==> flow/design.v <==
`timescale 1ns / 1ns
module mux2_1(in_0,in_1,switch,out);
	input[14:0] in_0,in_1;					
	input 					switch;
	output[14:0] out;					
 	reg [14:0] out;					
	always@(in_0 or in_1 or switch) 
		begin
			case(switch)
				1'b0: out = in_1;
				1'b1: out = in_0;
				default: out= 0;
			endcase
		end
endmodule
`timescale 1ns / 1ns
module mux4_1(in_0,in_1,in_2,in_3,mux_sel,out);
 	input[14:0]		in_0, in_1, in_2, in_3;	
	input[1:0]			mux_sel;
	output[14:0] out;			
	reg[14:0] out;			
	always@(in_0 or in_1 or in_2 or in_3 or mux_sel)
		begin
			case(mux_sel)
			 2'b00 : out = in_0;
			 2'b01 : out = in_1;
			 2'b10 : out = in_2;
			 2'b11 : out = in_3;
			 default: out = 0;
			endcase
		end
endmodule 
`timescale 1ns / 1ns
module f_mux8_4(in0_0, in1_0, in2_0, in3_0, in0_1, in1_1, in2_1, in3_1, switch, out_0, out_1, out_2, out_3);
	input[14:0]		in0_0, in1_0, in2_0, in3_0, in0_1, in1_1, in2_1, in3_1;
	input      		switch;
	output[14:0] out_0, out_1, out_2, out_3;		
	mux2_1 M0(.in_0(in0_0), .in_1(in0_1), .switch(switch), .out(out_0));
	mux2_1 M1(.in_0(in1_0), .in_1(in1_1), .switch(switch), .out(out_1));
	mux2_1 M2(.in_0(in2_0), .in_1(in2_1), .switch(switch), .out(out_2));
	mux2_1 M3(.in_0(in3_0), .in_1(in3_1), .switch(switch), .out(out_3));
endmodule
`timescale 1ns / 1ns
module top_mux(in0_0_0, in0_1_0, in0_2_0, in0_3_0, 					
					  in0_0_1, in0_1_1, in0_2_1, in0_3_1,
 					 in1_0_0, in1_1_0, in1_2_0, in1_3_0, 
					 in1_0_1, in1_1_1, in1_2_1, in1_3_1,
 					 in2_0_0, in2_1_0, in2_2_0, in2_3_0, 
					 in2_0_1, in2_1_1, in2_2_1, in2_3_1,
 					 in3_0_0, in3_1_0, in3_2_0, in3_3_0, 
					 in3_0_1, in3_1_1, in3_2_1, in3_3_1,
					 switch,mux_sel,
					 out0_0, out0_1, out0_2, out0_3,
					 out1_0, out1_1, out1_2, out1_3,
					 out2_0, out2_1, out2_2, out2_3,
					 out3_0, out3_1, out3_2, out3_3);
	input[1:0] mux_sel;
	input switch;
	input[14:0] in0_0_0, in0_1_0, in0_2_0, in0_3_0, 						
					  in0_0_1, in0_1_1, in0_2_1, in0_3_1,		
 					 in1_0_0, in1_1_0, in1_2_0, in1_3_0, 		
					 in1_0_1, in1_1_1, in1_2_1, in1_3_1,		
 					 in2_0_0, in2_1_0, in2_2_0, in2_3_0, 		
					 in2_0_1, in2_1_1, in2_2_1, in2_3_1,		
 					 in3_0_0, in3_1_0, in3_2_0, in3_3_0, 		
					 in3_0_1, in3_1_1, in3_2_1, in3_3_1;		
	output[14:0] 	out0_0, out0_1, out0_2, out0_3,					
					 		out1_0, out1_1, out1_2, out1_3,
					 		out2_0, out2_1, out2_2, out2_3,
							out3_0, out3_1, out3_2, out3_3;
	  wire[14:0] m0_0, m0_1, m0_2, m0_3, 						
 						 m1_0, m1_1, m1_2, m1_3, 	
 						 m2_0, m2_1, m2_2, m2_3,	
 						 m3_0, m3_1, m3_2, m3_3; 	
	f_mux8_4 F0(.in0_0(in0_0_0), .in1_0(in0_1_0), .in2_0(in0_2_0), .in3_0(in0_3_0), .in0_1(in0_0_1), .in1_1(in0_1_1), .in2_1(in0_2_1), .in3_1(in0_3_1), .switch(switch), .out_0(m0_0), .out_1(m0_1), .out_2(m0_2), .out_3(m0_3));
	f_mux8_4 F1(.in0_0(in1_0_0), .in1_0(in1_1_0), .in2_0(in1_2_0), .in3_0(in1_3_0), .in0_1(in1_0_1), .in1_1(in1_1_1), .in2_1(in1_2_1), .in3_1(in1_3_1), .switch(switch), .out_0(m1_0), .out_1(m1_1), .out_2(m1_2), .out_3(m1_3));
	f_mux8_4 F2(.in0_0(in2_0_0), .in1_0(in2_1_0), .in2_0(in2_2_0), .in3_0(in2_3_0), .in0_1(in2_0_1), .in1_1(in2_1_1), .in2_1(in2_2_1), .in3_1(in2_3_1), .switch(switch), .out_0(m2_0), .out_1(m2_1), .out_2(m2_2), .out_3(m2_3));
	f_mux8_4 F3(.in0_0(in3_0_0), .in1_0(in3_1_0), .in2_0(in3_2_0), .in3_0(in3_3_0), .in0_1(in3_0_1), .in1_1(in3_1_1), .in2_1(in3_2_1), .in3_1(in3_3_1), .switch(switch), .out_0(m3_0), .out_1(m3_1), .out_2(m3_2), .out_3(m3_3));
	mux4_1 M0_0(.in_0(m0_0), .in_1(m1_0), .in_2(m2_0), .in_3(m3_0), .mux_sel(mux_sel), .out(out0_0));
	mux4_1 M0_1(.in_0(m0_1), .in_1(m1_1), .in_2(m2_1), .in_3(m3_1), .mux_sel(mux_sel), .out(out0_1));
	mux4_1 M0_2(.in_0(m0_2), .in_1(m1_2), .in_2(m2_2), .in_3(m3_2), .mux_sel(mux_sel), .out(out0_2));
	mux4_1 M0_3(.in_0(m0_3), .in_1(m1_3), .in_2(m2_3), .in_3(m3_3), .mux_sel(mux_sel), .out(out0_3));
	mux4_1 M1_0(.in_0(m1_0), .in_1(m2_0), .in_2(m3_0), .in_3(m0_0), .mux_sel(mux_sel), .out(out1_0));
	mux4_1 M1_1(.in_0(m1_1), .in_1(m2_1), .in_2(m3_1), .in_3(m0_1), .mux_sel(mux_sel), .out(out1_1));
	mux4_1 M1_2(.in_0(m1_2), .in_1(m2_2), .in_2(m3_2), .in_3(m0_2), .mux_sel(mux_sel), .out(out1_2));
	mux4_1 M1_3(.in_0(m1_3), .in_1(m2_3), .in_2(m3_3), .in_3(m0_3), .mux_sel(mux_sel), .out(out1_3));
	mux4_1 M2_0(.in_0(m2_0), .in_1(m3_0), .in_2(m0_0), .in_3(m1_0), .mux_sel(mux_sel), .out(out2_0));
	mux4_1 M2_1(.in_0(m2_1), .in_1(m3_1), .in_2(m0_1), .in_3(m1_1), .mux_sel(mux_sel), .out(out2_1));
	mux4_1 M2_2(.in_0(m2_2), .in_1(m3_2), .in_2(m0_2), .in_3(m1_2), .mux_sel(mux_sel), .out(out2_2));
	mux4_1 M2_3(.in_0(m2_3), .in_1(m3_3), .in_2(m0_3), .in_3(m1_3), .mux_sel(mux_sel), .out(out2_3));
	mux4_1 M3_0(.in_0(m3_0), .in_1(m0_0), .in_2(m1_0), .in_3(m2_0), .mux_sel(mux_sel), .out(out3_0));
	mux4_1 M3_1(.in_0(m3_1), .in_1(m0_1), .in_2(m1_1), .in_3(m2_1), .mux_sel(mux_sel), .out(out3_1));
	mux4_1 M3_2(.in_0(m3_2), .in_1(m0_2), .in_2(m1_2), .in_3(m2_2), .mux_sel(mux_sel), .out(out3_2));
	mux4_1 M3_3(.in_0(m3_3), .in_1(m0_3), .in_2(m1_3), .in_3(m2_3), .mux_sel(mux_sel), .out(out3_3));
endmodule
`timescale 1ns / 1ns
module demux1_4( in, mux_sel, out_0, out_1, out_2, out_3);
	input[14:0] in;
	input [1:0] mux_sel;
	output[14:0]  out_0, out_1, out_2, out_3;
	assign out_0 = in;
	assign out_1 = in;
	assign out_2 = in;
	assign out_3 = in;
endmodule
`timescale 1ns / 1ns
module demux1_8( in, switch , mux_sel, out0_0 , out0_1, out1_0 , out1_1, out2_0 , out2_1, out3_0, out3_1);
	input[14:0] in;
	input switch;
	input [1:0] mux_sel;
	output[14:0] out0_0 , out0_1, out1_0 , out1_1, out2_0 , out2_1, out3_0, out3_1;
	wire [14:0] wire_0, wire_1;
	demux1_4 d0( .in(wire_0), .mux_sel(mux_sel), .out_0(out0_0), .out_1(out1_0), .out_2(out2_0), .out_3(out3_0));
	demux1_4 d1( .in(wire_1), .mux_sel(mux_sel), .out_0(out0_1), .out_1(out1_1), .out_2(out2_1), .out_3(out3_1));
	assign wire_0 = in;
	assign wire_1 = in;
endmodule
`timescale 1ns / 1ns
module weight_table0(clk, rst, in_0, in_1 , in_2, in_3, weight_sum);
	input clk,rst;
	input [7:0] in_0,in_1,in_2,in_3;   
	output [14:0] weight_sum;
	reg[14:0] mult_0,mult_1,mult_2,mult_3;
	reg[14:0] temp_0,temp_1,temp_2,temp_3;
	reg[14:0] weight_sum;
	always@(in_1 or in_2 or in_3 or in_0) 
   begin
	  mult_0 = 15'b0;
	  mult_1 = {in_1,7'b0};
	  mult_2 = 15'b0;
	  mult_3 = 15'b0;
   end
	always@(posedge clk) 
	 begin
	  temp_0 <= mult_0;
	  temp_1 <= mult_1;
	  temp_2 <= mult_2;
	  temp_3 <= mult_3;
	 end
  always@(temp_0 or temp_1	or temp_2	or temp_3	)
	 begin
		weight_sum = temp_0 + temp_1	+ temp_2	+temp_3;
	 end	
endmodule
`timescale 1ns / 1ns
module weight_table1(clk, rst, in_0, in_1 , in_2, in_3, weight_sum);
	input clk,rst;
	input [7:0] in_0,in_1,in_2,in_3;   
	output [14:0] weight_sum;
	reg[14:0] mult_0,mult_1,mult_2,mult_3;
	reg[14:0] temp_0,temp_1,temp_2,temp_3;
	reg[14:0] weight_sum;
	always@(in_1 or in_2 or in_3 or in_0) 
   begin
	  mult_0 = {4'b0,in_0,3'b0} + {7'b0,in_0};
	  mult_1 = {1'b0,in_1,6'b0} + {2'b0,in_1,5'b0} + {4'b0,in_1,3'b0} + {5'b0,in_1,2'b0} + {6'b0,in_1,1'b0} + {7'b0,in_1};
	  mult_2 = {3'b0,in_2,4'b0} + {4'b0,in_2,3'b0} + {5'b0,in_2,2'b0} + {7'b0,in_2};
	  mult_3 = {6'b0,in_3,1'b0} + {7'b0,in_3};
   end
	always@(posedge clk) 
	 begin
	  temp_0 <= mult_0;
	  temp_1 <= mult_1;
	  temp_2 <= mult_2;
	  temp_3 <= mult_3;
	 end
  always@(temp_0 or temp_1	or temp_2	or temp_3	)
	 begin
		weight_sum =  temp_1 - temp_0	+ temp_2	- temp_3;
	 end	
endmodule
`timescale 1ns / 1ns
module weight_table2(clk, rst, in_0, in_1 , in_2, in_3, weight_sum);
	input clk,rst;
	input [7:0] in_0,in_1,in_2,in_3;   
	output [14:0] weight_sum;
	reg[14:0] mult_0,mult_1,mult_2,mult_3;
	reg[14:0] temp_0,temp_1,temp_2,temp_3;
	reg[14:0] weight_sum;
	always@(in_1 or in_2 or in_3 or in_0) 
   begin
	  mult_0 = {4'b0,in_0,3'b0};
	  mult_1 = {1'b0,in_1,6'b0} + {4'b0,in_1,3'b0};
	  mult_2 = {1'b0,in_2,6'b0} + {4'b0,in_2,3'b0};
	  mult_3 = {4'b0,in_3,3'b0};
   end
	always@(posedge clk) 
	 begin
	  temp_0 <= mult_0;
	  temp_1 <= mult_1;
	  temp_2 <= mult_2;
	  temp_3 <= mult_3;
	 end
  always@(temp_0 or temp_1	or temp_2	or temp_3	)
	 begin
		weight_sum = temp_1 - temp_0	+ temp_2	- temp_3;
	 end	
endmodule
`timescale 1ns / 1ns
module weight_table3(clk, rst, in_0, in_1 , in_2, in_3, weight_sum);
	input clk,rst;
	input [7:0] in_0,in_1,in_2,in_3;   
	output [14:0] weight_sum;
	reg[14:0] mult_0,mult_1,mult_2,mult_3;
	reg[14:0] temp_0,temp_1,temp_2,temp_3;
	reg[14:0] weight_sum;
	always@(in_1 or in_2 or in_3 or in_0) 
   begin
	  mult_0 = {6'b0,in_0,1'b0} + {7'b0,in_0};
	  mult_1 = {3'b0,in_1,4'b0} + {4'b0,in_1,3'b0} + {5'b0,in_1,2'b0} + {7'b0,in_1};
	  mult_2 = {1'b0,in_2,6'b0} + {2'b0,in_2,5'b0} + {4'b0,in_2,3'b0} + {5'b0,in_2,2'b0} + {6'b0,in_2,1'b0} + {7'b0,in_2};
	  mult_3 = {4'b0,in_3,3'b0} + {7'b0,in_3};
   end
	always@(posedge clk) 
	 begin
	  temp_0 <= mult_0;
	  temp_1 <= mult_1;
	  temp_2 <= mult_2;
	  temp_3 <= mult_3;
	 end
  always@(temp_0 or temp_1	or temp_2	or temp_3	)
	 begin
		weight_sum = temp_1 - temp_0	+ temp_2	- temp_3;
	 end	
endmodule
`timescale 1ns / 1ns
module y_weight_table0(clk, rst, in_0, in_1 , in_2, in_3, weight_sum);
	input clk,rst;
	input [14:0] in_0,in_1,in_2,in_3;   
	output [7:0] weight_sum;
   reg[14:0] weight_sum_temp;
	reg[21:0] mult_0,mult_1,mult_2,mult_3;
	reg[21:0] temp_0,temp_1,temp_2,temp_3;
	always@(in_1 or in_2 or in_3 or in_0) 
   begin
	  mult_0 = 22'b0;
	  mult_1 = {in_1,7'b0};
	  mult_2 = 22'b0;
	  mult_3 = 22'b0;
   end
	always@(posedge clk) 
	 begin
	  temp_0 <= mult_0;
	  temp_1 <= mult_1;
	  temp_2 <= mult_2;
	  temp_3 <= mult_3;
	 end
  always@(temp_0 or temp_1	or temp_2	or temp_3	)
	 begin
		weight_sum_temp = temp_0[21:7] + temp_1[21:7]	+ temp_2[21:7]	+temp_3[21:7];
	 end	
	assign weight_sum = weight_sum_temp[14:7];
endmodule
`timescale 1ns / 1ns
module y_weight_table1(clk, rst, in_0, in_1 , in_2, in_3, weight_sum);
	input clk,rst;
	input [14:0] in_0,in_1,in_2,in_3;   
	output [7:0] weight_sum;
	reg[21:0] mult_0,mult_1,mult_2,mult_3;
	reg[21:0] temp_0,temp_1,temp_2,temp_3;
	reg[14:0] weight_sum_temp;
	always@(in_1 or in_2 or in_3 or in_0) 
   begin
	  mult_0 = {4'b0,in_0,3'b0} + {7'b0,in_0};
	  mult_1 = {1'b0,in_1,6'b0} + {2'b0,in_1,5'b0} + {4'b0,in_1,3'b0} + {5'b0,in_1,2'b0} + {6'b0,in_1,1'b0} + {7'b0,in_1};
	  mult_2 = {3'b0,in_2,4'b0} + {4'b0,in_2,3'b0} + {5'b0,in_2,2'b0} + {7'b0,in_2};
	  mult_3 = {6'b0,in_3,1'b0} + {7'b0,in_3};
   end
	always@(posedge clk) 
	 begin
	  temp_0 <= mult_0;
	  temp_1 <= mult_1;
	  temp_2 <= mult_2;
	  temp_3 <= mult_3;
	 end
  always@(temp_0 or temp_1	or temp_2	or temp_3	)
	 begin
		weight_sum_temp = temp_1[21:7] - temp_0[21:7]	+ temp_2[21:7]	- temp_3[21:7];
	 end	
  assign weight_sum = weight_sum_temp[14:7];
endmodule
`timescale 1ns / 1ns
module y_weight_table2(clk, rst, in_0, in_1 , in_2, in_3, weight_sum);
	input clk,rst;
	input [14:0] in_0,in_1,in_2,in_3;   
	output [7:0] weight_sum;
	reg[21:0] mult_0,mult_1,mult_2,mult_3;
	reg[21:0] temp_0,temp_1,temp_2,temp_3;
	reg[14:0] weight_sum_temp;
	always@(in_1 or in_2 or in_3 or in_0) 
   begin
	  mult_0 = {4'b0,in_0,3'b0};
	  mult_1 = {1'b0,in_1,6'b0} + {4'b0,in_1,3'b0};
	  mult_2 = {1'b0,in_2,6'b0} + {4'b0,in_2,3'b0};
	  mult_3 = {4'b0,in_3,3'b0};
   end
	always@(posedge clk) 
	 begin
	  temp_0 <= mult_0;
	  temp_1 <= mult_1;
	  temp_2 <= mult_2;
	  temp_3 <= mult_3;
	 end
  always@(temp_0 or temp_1	or temp_2	or temp_3	)
	 begin
		weight_sum_temp = temp_1[21:7] - temp_0[21:7]	+ temp_2[21:7]	- temp_3[21:7];
	 end	
  assign weight_sum = weight_sum_temp[14:7];
endmodule
`timescale 1ns / 1ns
module y_weight_table3(clk, rst, in_0, in_1 , in_2, in_3, weight_sum);
	input clk,rst;
	input [14:0] in_0,in_1,in_2,in_3;   
	output [7:0] weight_sum;
	reg[21:0] mult_0,mult_1,mult_2,mult_3;
	reg[21:0] temp_0,temp_1,temp_2,temp_3;
	reg[14:0] weight_sum_temp;
	always@(in_1 or in_2 or in_3 or in_0) 
   begin
	  mult_0 = {6'b0,in_0,1'b0} + {7'b0,in_0};
	  mult_1 = {3'b0,in_1,4'b0} + {5'b0,in_1,2'b0} + {4'b0,in_1,3'b0} + {7'b0,in_1};
	  mult_2 = {1'b0,in_2,6'b0} + {2'b0,in_2,5'b0} + {4'b0,in_2,3'b0} + {5'b0,in_2,2'b0} + {6'b0,in_2,1'b0} + {7'b0,in_2};
	  mult_3 = {4'b0,in_3,3'b0} + {7'b0,in_3};
   end
	always@(posedge clk) 
	 begin
	  temp_0 <= mult_0;
	  temp_1 <= mult_1;
	  temp_2 <= mult_2;
	  temp_3 <= mult_3;
	 end
  always@(temp_0 or temp_1	or temp_2	or temp_3	)
	 begin
		weight_sum_temp = temp_1[21:7] - temp_0[21:7]	+ temp_2[21:7]	- temp_3[21:7];
	 end	
  assign weight_sum = weight_sum_temp[14:7];
endmodule
`timescale 1ns / 1ns
module input_array(clk, rst, act, in, out_0, out_1, out_2, out_3);
 input clk,rst,act;
 input[7:0] in;
 output [7:0] out_0, out_1, out_2, out_3;
 reg [7:0]input_array_0 [0:3];
 reg [7:0]input_array_1 [0:3];
 reg [7:0]input_array_2 [0:3];
 reg [7:0]input_array_3 [0:3];
 reg [1:0] count;
 reg [7:0] out_0, out_1, out_2, out_3;
 reg enable;
 always@(posedge clk or negedge rst) 
 begin
  if(!rst)
   count <= 2'b00;
 else
   begin
    case(act)
     1'b0:
 			count <= count;
     1'b1: begin
   				  if(count==2'b11)
     					 count<= 2'b00;
    				  else
             count <= count+1; 
          end 
	  endcase
   end
 end
 always@(posedge clk)
  begin
   if(act==0) begin
  					 input_array_3[0] <= input_array_3[0];
 					 input_array_3[3] <= input_array_3[3];
  					 input_array_3[2] <= input_array_3[2];
 					 input_array_3[1] <= input_array_3[1];
  					 input_array_2[0] <= input_array_2[0];
 					 input_array_2[3] <= input_array_2[3];
  					 input_array_2[2] <= input_array_2[2];
 					 input_array_2[1] <= input_array_2[1];
  					 input_array_1[0] <= input_array_1[0];
 					 input_array_1[3] <= input_array_1[3];
  					 input_array_1[2] <= input_array_1[2];
 					 input_array_1[1] <= input_array_1[1];
  					 input_array_0[0] <= input_array_0[0];
 					 input_array_0[3] <= input_array_0[3];
  					 input_array_0[2] <= input_array_0[2];
 					 input_array_0[1] <= input_array_0[1];
          end
  else begin
     case(count)		 
  		  3'b00 : begin 
  					 input_array_0[0] <= in;
 					 input_array_3[3] <= input_array_3[2];
  					 input_array_3[2] <= input_array_3[1];
 					 input_array_3[1] <= input_array_3[0];
           end
   		  3'b01 : begin
	           input_array_1[0] <= in;
 					 input_array_0[3] <= input_array_0[2];
  					 input_array_0[2] <= input_array_0[1];
 					 input_array_0[1] <= input_array_0[0];
           end
    		 3'b10 : begin
             input_array_2[0] <= in;
 					 input_array_1[3] <= input_array_1[2];
  					 input_array_1[2] <= input_array_1[1];
 					 input_array_1[1] <= input_array_1[0];
           end
    	  3'b11 : begin
             input_array_3[0] <= in;
 					 input_array_2[3] <= input_array_2[2];
  					 input_array_2[2] <= input_array_2[1];
 					 input_array_2[1] <= input_array_2[0];
           end
     endcase
    end
   end 
 always @ (count or input_array_0[0] or input_array_0[1] or input_array_0[2] or input_array_0[3]or input_array_1[0] or input_array_1[1] or input_array_1[2] or input_array_1[3]or input_array_2[0] or input_array_2[1] or input_array_2[2] or input_array_2[3]or input_array_3[0] or input_array_3[1] or input_array_3[2] or input_array_3[3])
  begin
   case(count)
    2'b01 : begin
					  out_0 = input_array_0[0];
					  out_1 = input_array_0[1];
					  out_2 = input_array_0[2];
					  out_3 = input_array_0[3];
           end
    2'b10 : begin
					  out_0 = input_array_1[0];
					  out_1 = input_array_1[1];
					  out_2 = input_array_1[2];
					  out_3 = input_array_1[3];
           end
    2'b11 : begin
					  out_0 = input_array_2[0];
					  out_1 = input_array_2[1];
					  out_2 = input_array_2[2];
					  out_3 = input_array_2[3];
           end
    2'b00 : begin
					  out_0 = input_array_3[0];
					  out_1 = input_array_3[1];
					  out_2 = input_array_3[2];
					  out_3 = input_array_3[3];
           end
   endcase
end 
endmodule
`timescale 1ns / 1ns
module bicubic(clk, rst, act, in, out_0, out_1, out_2, out_3);
	input clk,rst,act;
	input [7:0] in;
  wire oooooooooooooooo;
	wire [7:0] in_0,in_1,in_2,in_3;   
	output [7:0] out_0, out_1, out_2, out_3;
	wire [1:0] ooooooooooo;
	wire[14:0] x_weight_sum_0;
	wire[14:0] x_weight_sum_1;
	wire[14:0] x_weight_sum_2;
	wire[14:0] x_weight_sum_3;
	wire[7:0] y_weight_sum_0;	
	wire[7:0] y_weight_sum_1;
	wire[7:0] y_weight_sum_2;
	wire[7:0] y_weight_sum_3;
	 input_array A(.clk(clk), .rst(rst), .act(act), .in(in),
					.out_0(in_3), .out_1(in_2), .out_2(in_1), .out_3(in_0));
	reg[14:0] array0_0 [3:0];
	reg[14:0] array0_1 [3:0];
	reg[14:0] array1_0 [3:0];
	reg[14:0] array1_1 [3:0];
	reg[14:0] array2_0 [3:0];
	reg[14:0] array2_1 [3:0];
	reg[14:0] array3_0 [3:0];
	reg[14:0] array3_1 [3:0];
	reg[1:0] mux_sel;
	reg switch;
	wire[14:0] dm0_0_0, dm0_1_0, dm0_2_0, dm0_3_0, 				
					  dm0_0_1, dm0_1_1, dm0_2_1, dm0_3_1,
 					 dm1_0_0, dm1_1_0, dm1_2_0, dm1_3_0, 
					 dm1_0_1, dm1_1_1, dm1_2_1, dm1_3_1,
 					 dm2_0_0, dm2_1_0, dm2_2_0, dm2_3_0, 
					 dm2_0_1, dm2_1_1, dm2_2_1, dm2_3_1,
 					 dm3_0_0, dm3_1_0, dm3_2_0, dm3_3_0, 
					 dm3_0_1, dm3_1_1, dm3_2_1, dm3_3_1;
  wire[14:0]  array0_0_0, array0_1_0, array0_2_0, array0_3_0, 					
					  array0_0_1, array0_1_1, array0_2_1, array0_3_1,
 					 array1_0_0, array1_1_0, array1_2_0, array1_3_0, 
					 array1_0_1, array1_1_1, array1_2_1, array1_3_1,
 					 array2_0_0, array2_1_0, array2_2_0, array2_3_0, 
					 array2_0_1, array2_1_1, array2_2_1, array2_3_1,
 					 array3_0_0, array3_1_0, array3_2_0, array3_3_0, 
					 array3_0_1, array3_1_1, array3_2_1, array3_3_1;
	wire[14:0]  y_in0_0,y_in0_1,y_in0_2,y_in0_3,				
					  y_in1_0,y_in1_1,y_in1_2,y_in1_3,
					  y_in2_0,y_in2_1,y_in2_2,y_in2_3,
					  y_in3_0,y_in3_1,y_in3_2,y_in3_3;
	assign array0_0_0= array0_0[0];		
	assign array0_1_0= array0_0[1];		
	assign array0_2_0= array0_0[2];		
	assign array0_3_0= array0_0[3];		
	assign array1_0_0= array1_0[0];		
	assign array1_1_0= array1_0[1];		
	assign array1_2_0= array1_0[2];		
	assign array1_3_0= array1_0[3];		
	assign array2_0_0= array2_0[0];		
	assign array2_1_0= array2_0[1];		
	assign array2_2_0= array2_0[2];		
	assign array2_3_0= array2_0[3];		
	assign array3_0_0= array3_0[0];		
	assign array3_1_0= array3_0[1];		
	assign array3_2_0= array3_0[2];		
	assign array3_3_0= array3_0[3];		
	assign array0_0_1= array0_1[0];		
	assign array0_1_1= array0_1[1];		
	assign array0_2_1= array0_1[2];		
	assign array0_3_1= array0_1[3];		
	assign array1_0_1= array1_1[0];		
	assign array1_1_1= array1_1[1];		
	assign array1_2_1= array1_1[2];		
	assign array1_3_1= array1_1[3];		
	assign array2_0_1= array2_1[0];		
	assign array2_1_1= array2_1[1];		
	assign array2_2_1= array2_1[2];		
	assign array2_3_1= array2_1[3];		
	assign array3_0_1= array3_1[0];		
	assign array3_1_1= array3_1[1];		
	assign array3_2_1= array3_1[2];		
	assign array3_3_1= array3_1[3];		
	assign out_0 = y_weight_sum_0;
	assign out_1 = y_weight_sum_1;
	assign out_2 = y_weight_sum_2;
	assign out_3 = y_weight_sum_3;
	weight_table0 x0(.clk(clk), .rst(rst), .in_0(in_0), .in_1(in_1), .in_2(in_2), .in_3(in_3), .weight_sum(x_weight_sum_0));
	weight_table1 x1(.clk(clk), .rst(rst), .in_0(in_0), .in_1(in_1), .in_2(in_2), .in_3(in_3), .weight_sum(x_weight_sum_1));
	weight_table2 x2(.clk(clk), .rst(rst), .in_0(in_0), .in_1(in_1), .in_2(in_2), .in_3(in_3), .weight_sum(x_weight_sum_2));
	weight_table3 x3(.clk(clk), .rst(rst), .in_0(in_0), .in_1(in_1), .in_2(in_2), .in_3(in_3), .weight_sum(x_weight_sum_3));
	demux1_8 dm0( .in(x_weight_sum_0), .switch(switch) , .mux_sel(mux_sel), .out0_0(dm0_0_0) , .out0_1(dm0_0_1), .out1_0(dm0_1_0) , .out1_1(dm0_1_1), .out2_0(dm0_2_0) , .out2_1(dm0_2_1), .out3_0(dm0_3_0), .out3_1(dm0_3_1));
	demux1_8 dm1( .in(x_weight_sum_1), .switch(switch) , .mux_sel(mux_sel), .out0_0(dm1_0_0) , .out0_1(dm1_0_1), .out1_0(dm1_1_0) , .out1_1(dm1_1_1), .out2_0(dm1_2_0) , .out2_1(dm1_2_1), .out3_0(dm1_3_0), .out3_1(dm1_3_1));
	demux1_8 dm2( .in(x_weight_sum_2), .switch(switch) , .mux_sel(mux_sel), .out0_0(dm2_0_0) , .out0_1(dm2_0_1), .out1_0(dm2_1_0) , .out1_1(dm2_1_1), .out2_0(dm2_2_0) , .out2_1(dm2_2_1), .out3_0(dm2_3_0), .out3_1(dm2_3_1));
	demux1_8 dm3( .in(x_weight_sum_3), .switch(switch) , .mux_sel(mux_sel), .out0_0(dm3_0_0) , .out0_1(dm3_0_1), .out1_0(dm3_1_0) , .out1_1(dm3_1_1), .out2_0(dm3_2_0) , .out2_1(dm3_2_1), .out3_0(dm3_3_0), .out3_1(dm3_3_1));
	top_mux top(.in0_0_0(array0_0_0), .in0_1_0(array0_1_0), .in0_2_0(array0_2_0), .in0_3_0(array0_3_0), 					
					  .in0_0_1(array0_0_1), .in0_1_1(array0_1_1), .in0_2_1(array0_2_1), .in0_3_1(array0_3_1),
						.in1_0_0(array1_0_0), .in1_1_0(array1_1_0), .in1_2_0(array1_2_0), .in1_3_0(array1_3_0), 							
						.in1_0_1(array1_0_1), .in1_1_1(array1_1_1), .in1_2_1(array1_2_1), .in1_3_1(array1_3_1),							
						.in2_0_0(array2_0_0), .in2_1_0(array2_1_0), .in2_2_0(array2_2_0), .in2_3_0(array2_3_0), 							
						.in2_0_1(array2_0_1), .in2_1_1(array2_1_1), .in2_2_1(array2_2_1), .in2_3_1(array2_3_1),									
 						.in3_0_0(array3_0_0), .in3_1_0(array3_1_0), .in3_2_0(array3_2_0), .in3_3_0(array3_3_0), 							
						.in3_0_1(array3_0_1), .in3_1_1(array3_1_1), .in3_2_1(array3_2_1), .in3_3_1(array3_3_1),	
						.switch(switch), .mux_sel(mux_sel),					
					 .out0_0(y_in0_0), .out0_1(y_in0_1), .out0_2(y_in0_2), .out0_3(y_in0_3),
					 .out1_0(y_in1_0), .out1_1(y_in1_1), .out1_2(y_in1_2), .out1_3(y_in1_3),
					 .out2_0(y_in2_0), .out2_1(y_in2_1), .out2_2(y_in2_2), .out2_3(y_in2_3),
					 .out3_0(y_in3_0), .out3_1(y_in3_1), .out3_2(y_in3_2), .out3_3(y_in3_3));
	y_weight_table0 y0(.clk(clk), .rst(rst), .in_0(y_in0_0), .in_1(y_in0_1), .in_2(y_in0_2), .in_3(y_in0_3), .weight_sum(y_weight_sum_0));
	y_weight_table1 y1(.clk(clk), .rst(rst), .in_0(y_in1_0), .in_1(y_in1_1), .in_2(y_in1_2), .in_3(y_in1_3), .weight_sum(y_weight_sum_1));
	y_weight_table2 y2(.clk(clk), .rst(rst), .in_0(y_in2_0), .in_1(y_in2_1), .in_2(y_in2_2), .in_3(y_in2_3), .weight_sum(y_weight_sum_2));
	y_weight_table3 y3(.clk(clk), .rst(rst), .in_0(y_in3_0), .in_1(y_in3_1), .in_2(y_in3_2), .in_3(y_in3_3), .weight_sum(y_weight_sum_3));
	always@(posedge clk or negedge rst)
	 begin
		if(!rst)
			mux_sel <=2'b10;
		else begin
		 case(act)
       1'b0: mux_sel <= mux_sel;
       1'b1: begin 
		 				if(mux_sel == 2'b11)
				 			mux_sel <= 2'b00;
						else
				 			mux_sel <= mux_sel +1;
					  end
 		  endcase
      end
	  end
	always@(posedge clk or negedge rst) 
	 begin
		if(!rst)
			switch <= 1;
		else
		 if(mux_sel == 2'b11)
			switch <= !switch;
		 else 
			switch <=switch;
	 end
	always@(posedge clk )
	  begin
			case({switch,mux_sel})
					3'b000: begin  
									array0_0[0] <= dm0_0_0;
									array1_0[0] <= dm1_0_0;
									array2_0[0] <= dm2_0_0;
									array3_0[0] <= dm3_0_0;
								 end
					3'b001: begin  
									array0_0[1] <= dm0_1_0;
									array1_0[1] <= dm1_1_0;
									array2_0[1] <= dm2_1_0;
									array3_0[1] <= dm3_1_0;
								 end
					3'b010: begin  
									array0_0[2] <= dm0_2_0;
									array1_0[2] <= dm1_2_0;
									array2_0[2] <= dm2_2_0;
									array3_0[2] <= dm3_2_0;
								 end
					3'b011: begin  
									array0_0[3] <= dm0_3_0;
									array1_0[3] <= dm1_3_0;
									array2_0[3] <= dm2_3_0;
									array3_0[3] <= dm3_3_0;
								 end
					3'b100: begin  
									array0_1[0] <= dm0_0_1;
									array1_1[0] <= dm1_0_1;
									array2_1[0] <= dm2_0_1;
									array3_1[0] <= dm3_0_1;
								 end
					3'b101: begin  
									array0_1[1] <= dm0_1_1;
									array1_1[1] <= dm1_1_1;
									array2_1[1] <= dm2_1_1;
									array3_1[1] <= dm3_1_1;
								 end
					3'b110: begin  
									array0_1[2] <= dm0_2_1;
									array1_1[2] <= dm1_2_1;
									array2_1[2] <= dm2_2_1;
									array3_1[2] <= dm3_2_1;
								 end
					3'b111: begin  
									array0_1[3] <= dm0_3_1;
									array1_1[3] <= dm1_3_1;
									array2_1[3] <= dm2_3_1;
									array3_1[3] <= dm3_3_1;
								 end
	 			endcase
	  end
endmodule
* Tool chain data of bicubic *
The steps from the RTL of bicubic to its reports follow in flow order.
Lines are those of the file above, counted from 1.
A cell with -- has no value.

design
  design top = bicubic
  clock = clk
  library = sky130hd
  corner = tt_025C_1v80

* Elaborated design *
Yosys after proc, flatten, opt, wreduce and memory -nomap, before mapping. Print and check cells are not counted. Equal cells are merged and count once.

bit counts
  register bits after elaboration = 996
  word-level cells = 200
  output and inout port bits = 32
  input port bits = 11

cells by class
  bitwise logic cells = 1
  add/subtract/negate cells = 64
  muxes and demuxes = 37
  equality and inequality tests = 13
  reductions and logical operators = 8

operators with widths
  operator                               count
  case mux 15 bit (select 4 bit)         13
  case mux 15 bit (select 2 bit)         16
  case mux 8 bit (select 4 bit)          4
  subtractor 15 bit                      8
  adder 15 bit                           6
  adder 22 x 15 -> 22 bit                4
  adder 22 x 17 -> 22 bit                3
  adder 22 x 18 -> 22 bit                3
  adder 15 x 10 -> 15 bit                4
  subtractor 15 x 11 -> 15 bit           4
  adder 15 x 8 -> 15 bit                 4
  adder 21 x 18 -> 22 bit                2
  adder 21 x 20 -> 22 bit                2
  adder 22 x 16 -> 22 bit                2
  adder 18 x 15 -> 19 bit                2
  adder 16 x 15 -> 17 bit                2
  adder 14 x 11 -> 15 bit                2
  adder 14 x 13 -> 15 bit                2
  adder 15 x 11 -> 15 bit                2
  adder 15 x 9 -> 15 bit                 2
  adder 12 x 11 -> 13 bit                2
  adder 11 x 8 -> 12 bit                 2
  adder 19 x 17 -> 20 bit                1
  adder 19 x 18 -> 20 bit                1
  adder 9 x 8 -> 10 bit                  2
  == test 3 bit (second input constant)  4
  == test 2 bit (second input constant)  4
  AND reduction 2 bit                    4

Not listed: further kinds 9, cells in them 16.

* Logic depth *
Longest topological path by Yosys (ltp), each cell counted once; first at word level (registers and memories cut), then after technology mapping (sequential cells cut; the memories' decode and read muxes count).

depth
  word-level depth = 8
  ABC_AREA = 0
  depth in mapped cells = 30
  gate-level depth less buffers = 24

* Synthesis result *
The flow's flattened synthesis, as Yosys stat reports it; memories are mapped. The netlist is that of the ABC_AREA named above (0 if unset); the other value can give another one.

cell types
  cell                       count  total area (um2)
  sky130_fd_sc_hd__edfxtp_1  528    1.59E+04
  sky130_fd_sc_hd__fa_1      302    6.05E+03
  sky130_fd_sc_hd__dfxtp_1   295    5.91E+03
  sky130_fd_sc_hd__ha_1      439    5.49E+03
  sky130_fd_sc_hd__inv_1     618    2.32E+03
  sky130_fd_sc_hd__xnor2_1   191    1.67E+03
  sky130_fd_sc_hd__mux2i_1   140    1.4E+03
  sky130_fd_sc_hd__nor2_1    348    1.31E+03
  sky130_fd_sc_hd__mux2_2    99     1.11E+03
  sky130_fd_sc_hd__a21oi_1   195    975.936
  sky130_fd_sc_hd__xor2_1    85     744.464
  sky130_fd_sc_hd__nand2_1   157    589.315
  sky130_fd_sc_hd__o21ai_0   112    560.538
  sky130_fd_sc_hd__a21o_1    67     502.982
  sky130_fd_sc_hd__nor3_1    96     480.461
  sky130_fd_sc_hd__o21a_1    54     405.389
  sky130_fd_sc_hd__o22ai_1   56     350.336
  sky130_fd_sc_hd__a222oi_1  31     310.298

Not listed: further types 64, cells in them 613.

synthesis totals
  cell area after synthesis = 0.0503671 mm2
  mapped cells = 4426
  area of sequential cells = 0.0218885 mm2
  buffer cells = 124
  mapped flip-flops = 828

The figures by module come from a second, unflattened synthesis with its own total; it is not the netlist above.

unflattened totals
  cells (unflattened synthesis) = 4710
  area (unflattened synthesis) = 0.0618268 mm2

Rows give one instance, submodules left out.

by module
  module           seq. area (mm2)  cells  area (mm2)  instances
  bicubic          0.0144914        502    0.0146303   1
  y_weight_table1  0.001021         664    0.0064987   1
  mux4_1           0                18     0.0003929   16
  y_weight_table3  0.001021         621    0.006231    1
  input_array      0.0038937        257    0.0049022   1
  weight_table3    0.001021         498    0.0048346   1
  weight_table1    0.001021         488    0.0048146   1
  mux2_1           0                17     0.0002377   16
  demux1_4         0                60     0.0004504   8
  y_weight_table2  0.001041         360    0.0033945   1
  weight_table2    0.0008008        256    0.0024511   1
  weight_table0    0.0001602        16     0.0002165   1
  y_weight_table0  0.0001602        8      0.0001602   1
  demux1_8         0                0      0           4

Further modules, not shown: 2.

* Worst setup path after synthesis *
Path of least setup slack by OpenSTA after synthesis, without wires, with an ideal clock, recovery checks aside; 20% of the period is set as input and as output delay. Where synthesis merged equal registers, the netlist keeps one of their names.

timing after synthesis
  path kind = flip-flop to flip-flop
  from = reg switch
  to = reg y3.temp_2[21]
  path buffers = 10
  delay of the path = 7330 ps
  library setup time = 72 ps
  data arrival time = 7258 ps
  launch time at the first pin = 0 ps
  path slack = 2669 ps
  stages = 29
  period = 10000 ps
  data required time = 9928 ps
  synthesis period reached = 7331 ps

"delay of the path" is the arrival time less input delay plus setup time.
"stages": output pins that drive a net of the path, with the launching flip-flop's if there is one; two outputs of one cell count as two.
"synthesis period reached" is the clock period less the worst setup slack; recovery checks do not enter. This is arithmetic on one report: input and output delays are still those of the set period (20% each).
The rows between start and end are the longest chain of elaborated cells between them; the timing report does not say that the signal goes this way. Where chains are equally long, one stands for them.
A line is the first line of the expression or statement that the cell stems from. Yosys adds cells for indexed reads and writes and turns some case tables into memories.
A register here has more assigning lines than the two given.

on the way, after synthesis
  cells stage by stage = sky130_fd_sc_hd__dfstp_2 -> sky130_fd_sc_hd__buf_6 -> sky130_fd_sc_hd__buf_6 -> sky130_fd_sc_hd__buf_4 -> sky130_fd_sc_hd__buf_2 -> sky130_fd_sc_hd__buf_4 -> sky130_fd_sc_hd__buf_4 -> sky130_fd_sc_hd__buf_2 -> sky130_fd_sc_hd__buf_4 -> sky130_fd_sc_hd__buf_2 -> sky130_fd_sc_hd__buf_2 -> sky130_fd_sc_hd__mux2_2 -> sky130_fd_sc_hd__a22oi_1 -> sky130_fd_sc_hd__inv_1 -> sky130_fd_sc_hd__fa_1 -> sky130_fd_sc_hd__fa_1 -> sky130_fd_sc_hd__inv_1 -> sky130_fd_sc_hd__fa_1 -> sky130_fd_sc_hd__inv_1 -> sky130_fd_sc_hd__ha_1 -> sky130_fd_sc_hd__o21a_1 -> sky130_fd_sc_hd__a2111oi_0 -> sky130_fd_sc_hd__o311ai_0 -> sky130_fd_sc_hd__o21a_1 -> sky130_fd_sc_hd__o31a_1 -> sky130_fd_sc_hd__nor4_1 -> sky130_fd_sc_hd__a21oi_1 -> sky130_fd_sc_hd__a21oi_1 -> sky130_fd_sc_hd__xnor2_1
  cells in the longest elaborated chain = 8
  elaborated cells on any way between the ends = 11
  source lines of those cells = 3
  those cells by class = add/sub: 5; mux: 5; logic: 1

RTL lines, path after synthesis
  element                         RTL line  RTL
  start: declaration              474       reg switch;
  start: assignment               578       switch <= !switch;
  start: assignment               580       switch <=switch;
  NOT 1 bit                       9         case(switch)
  case mux 15 bit (select 2 bit)  9
  case mux 15 bit (select 4 bit)  24        case(mux_sel)
  adder 21 x 20 -> 22 bit         322       mult_2 = {1'b0,in_2,6'b0} + {2'b0,in_2,5'b0} + {4'b0,in_2,3'b0} + {5'b0,in_2,2'b0} + {6'b0,in_2,1'b0} + {7'b0, ...
  adder 22 x 18 -> 22 bit         322
  adder 22 x 17 -> 22 bit         322
  adder 22 x 16 -> 22 bit         322
  adder 22 x 15 -> 22 bit         322
  end: assignment                 329       temp_2 <= mult_2;
  end: declaration                316       reg[21:0] temp_0,temp_1,temp_2,temp_3;

* Path in the finished layout *
Path of least setup slack in the final report of flow run 1 (OpenROAD, finished layout, wires in). Where an end is a register, its clock arrival counts in the times.
The path's times are printed in steps of 10 ps; the period is the one set.

timing post-layout
  path kind = flip-flop to flip-flop
  from = reg switch
  to = reg y1.temp_1[21]
  path slack = 2620 ps
  path buffers = 1
  data arrival time = 7950 ps
  period = 10000 ps
  data required time = 10570 ps
  stages = 21
  launch time at the first pin = 700 ps
  library setup time = 130 ps

The rows between start and end are the longest chain of elaborated cells between them; the timing report does not say that the signal goes this way. Where chains are equally long, one stands for them.
A register here has more assigning lines than the two given.

on the way, post-layout
  cells stage by stage = sky130_fd_sc_hd__dfstp_4 -> sky130_fd_sc_hd__buf_4 -> sky130_fd_sc_hd__mux2_2 -> sky130_fd_sc_hd__a22oi_1 -> sky130_fd_sc_hd__o21ai_0 -> sky130_fd_sc_hd__o21ai_0 -> sky130_fd_sc_hd__inv_1 -> sky130_fd_sc_hd__fa_1 -> sky130_fd_sc_hd__fa_1 -> sky130_fd_sc_hd__inv_1 -> sky130_fd_sc_hd__fa_1 -> sky130_fd_sc_hd__inv_1 -> sky130_fd_sc_hd__ha_1 -> sky130_fd_sc_hd__a21oi_1 -> sky130_fd_sc_hd__o21ai_0 -> sky130_fd_sc_hd__a41oi_1 -> sky130_fd_sc_hd__a211oi_1 -> sky130_fd_sc_hd__a41o_1 -> sky130_fd_sc_hd__a31oi_1 -> sky130_fd_sc_hd__mux2i_1 -> sky130_fd_sc_hd__o2111ai_1
  cells in the longest elaborated chain = 8
  elaborated cells on any way between the ends = 11
  source lines of those cells = 3
  those cells by class = add/sub: 5; mux: 5; logic: 1

RTL lines, path post-layout
  element                         RTL line  RTL
  start: declaration              474       reg switch;
  start: assignment               578       switch <= !switch;
  start: assignment               580       switch <=switch;
  NOT 1 bit                       9         case(switch)
  case mux 15 bit (select 2 bit)  9
  case mux 15 bit (select 4 bit)  24        case(mux_sel)
  adder 21 x 20 -> 22 bit         265       mult_1 = {1'b0,in_1,6'b0} + {2'b0,in_1,5'b0} + {4'b0,in_1,3'b0} + {5'b0,in_1,2'b0} + {6'b0,in_1,1'b0} + {7'b0, ...
  adder 22 x 18 -> 22 bit         265
  adder 22 x 17 -> 22 bit         265
  adder 22 x 16 -> 22 bit         265
  adder 22 x 15 -> 22 bit         265
  end: assignment                 272       temp_1 <= mult_1;
  end: declaration                260       reg[21:0] temp_0,temp_1,temp_2,temp_3;

==> runs of bicubic <==
Top module bicubic; platform sky130hd; tools Yosys and OpenROAD; 2 stored runs in no particular order. Input and output delays are each 20% of the period that was set; the output load is 0.01 pF.
"achieved clock period" means the clock period less the worst setup slack. The figure is calculated, with input and output delays left at 20% of the set period.
"critical setup path time" means the part of the period allowed to the worst setup path (the constraints hold back 20% at inputs and 20% at outputs) less its slack; where the path has registers, the arrival times of their clocks count too.
"critical setup path time" is known to 10 ps.
A setting shown as -- is not set for that run.
Results: -- = not shown.

name                                          flow run 1              flow run 2
CELL_PAD_IN_SITES_GLOBAL_PLACEMENT            1                       2
CTS_CLUSTER_SIZE                              28                      80
period_ns                                     10.0                    11.9
CAP_MARGIN                                    20                      20
CORE_MARGIN                                   2                       4
CORE_UTILIZATION                              40                      55
SLEW_MARGIN                                   20                      20
ABC_AREA                                      --                      1
CELL_PAD_IN_SITES_DETAIL_PLACEMENT            --                      1
CORE_ASPECT_RATIO                             --                      0.72
GPL_TIMING_DRIVEN                             --                      0
MAX_ROUTING_LAYER                             --                      met5
MIN_ROUTING_LAYER                             --                      met2
SETUP_SLACK_MARGIN                            --                      3.26
TNS_END_PERCENT                               --                      15
cell area after synthesis (mm2)               0.0503671               --
utilization after routing                     0.448                   --
die outline area (mm2)                        0.128773                --
setup slack of the worst path (ps)            2618                    --
final worst hold slack (ps)                   444                     --
achieved clock period (ps)                    7382                    --
critical setup path time (ps)                 7380                    --
critical path kind                            flip-flop to flip-flop  --
total negative setup slack (ps)               0                       --
standard-cell area of the final layout (mm2)  0.0561101               --

Flow run 2: no final report: routing broke off with GRT-0116
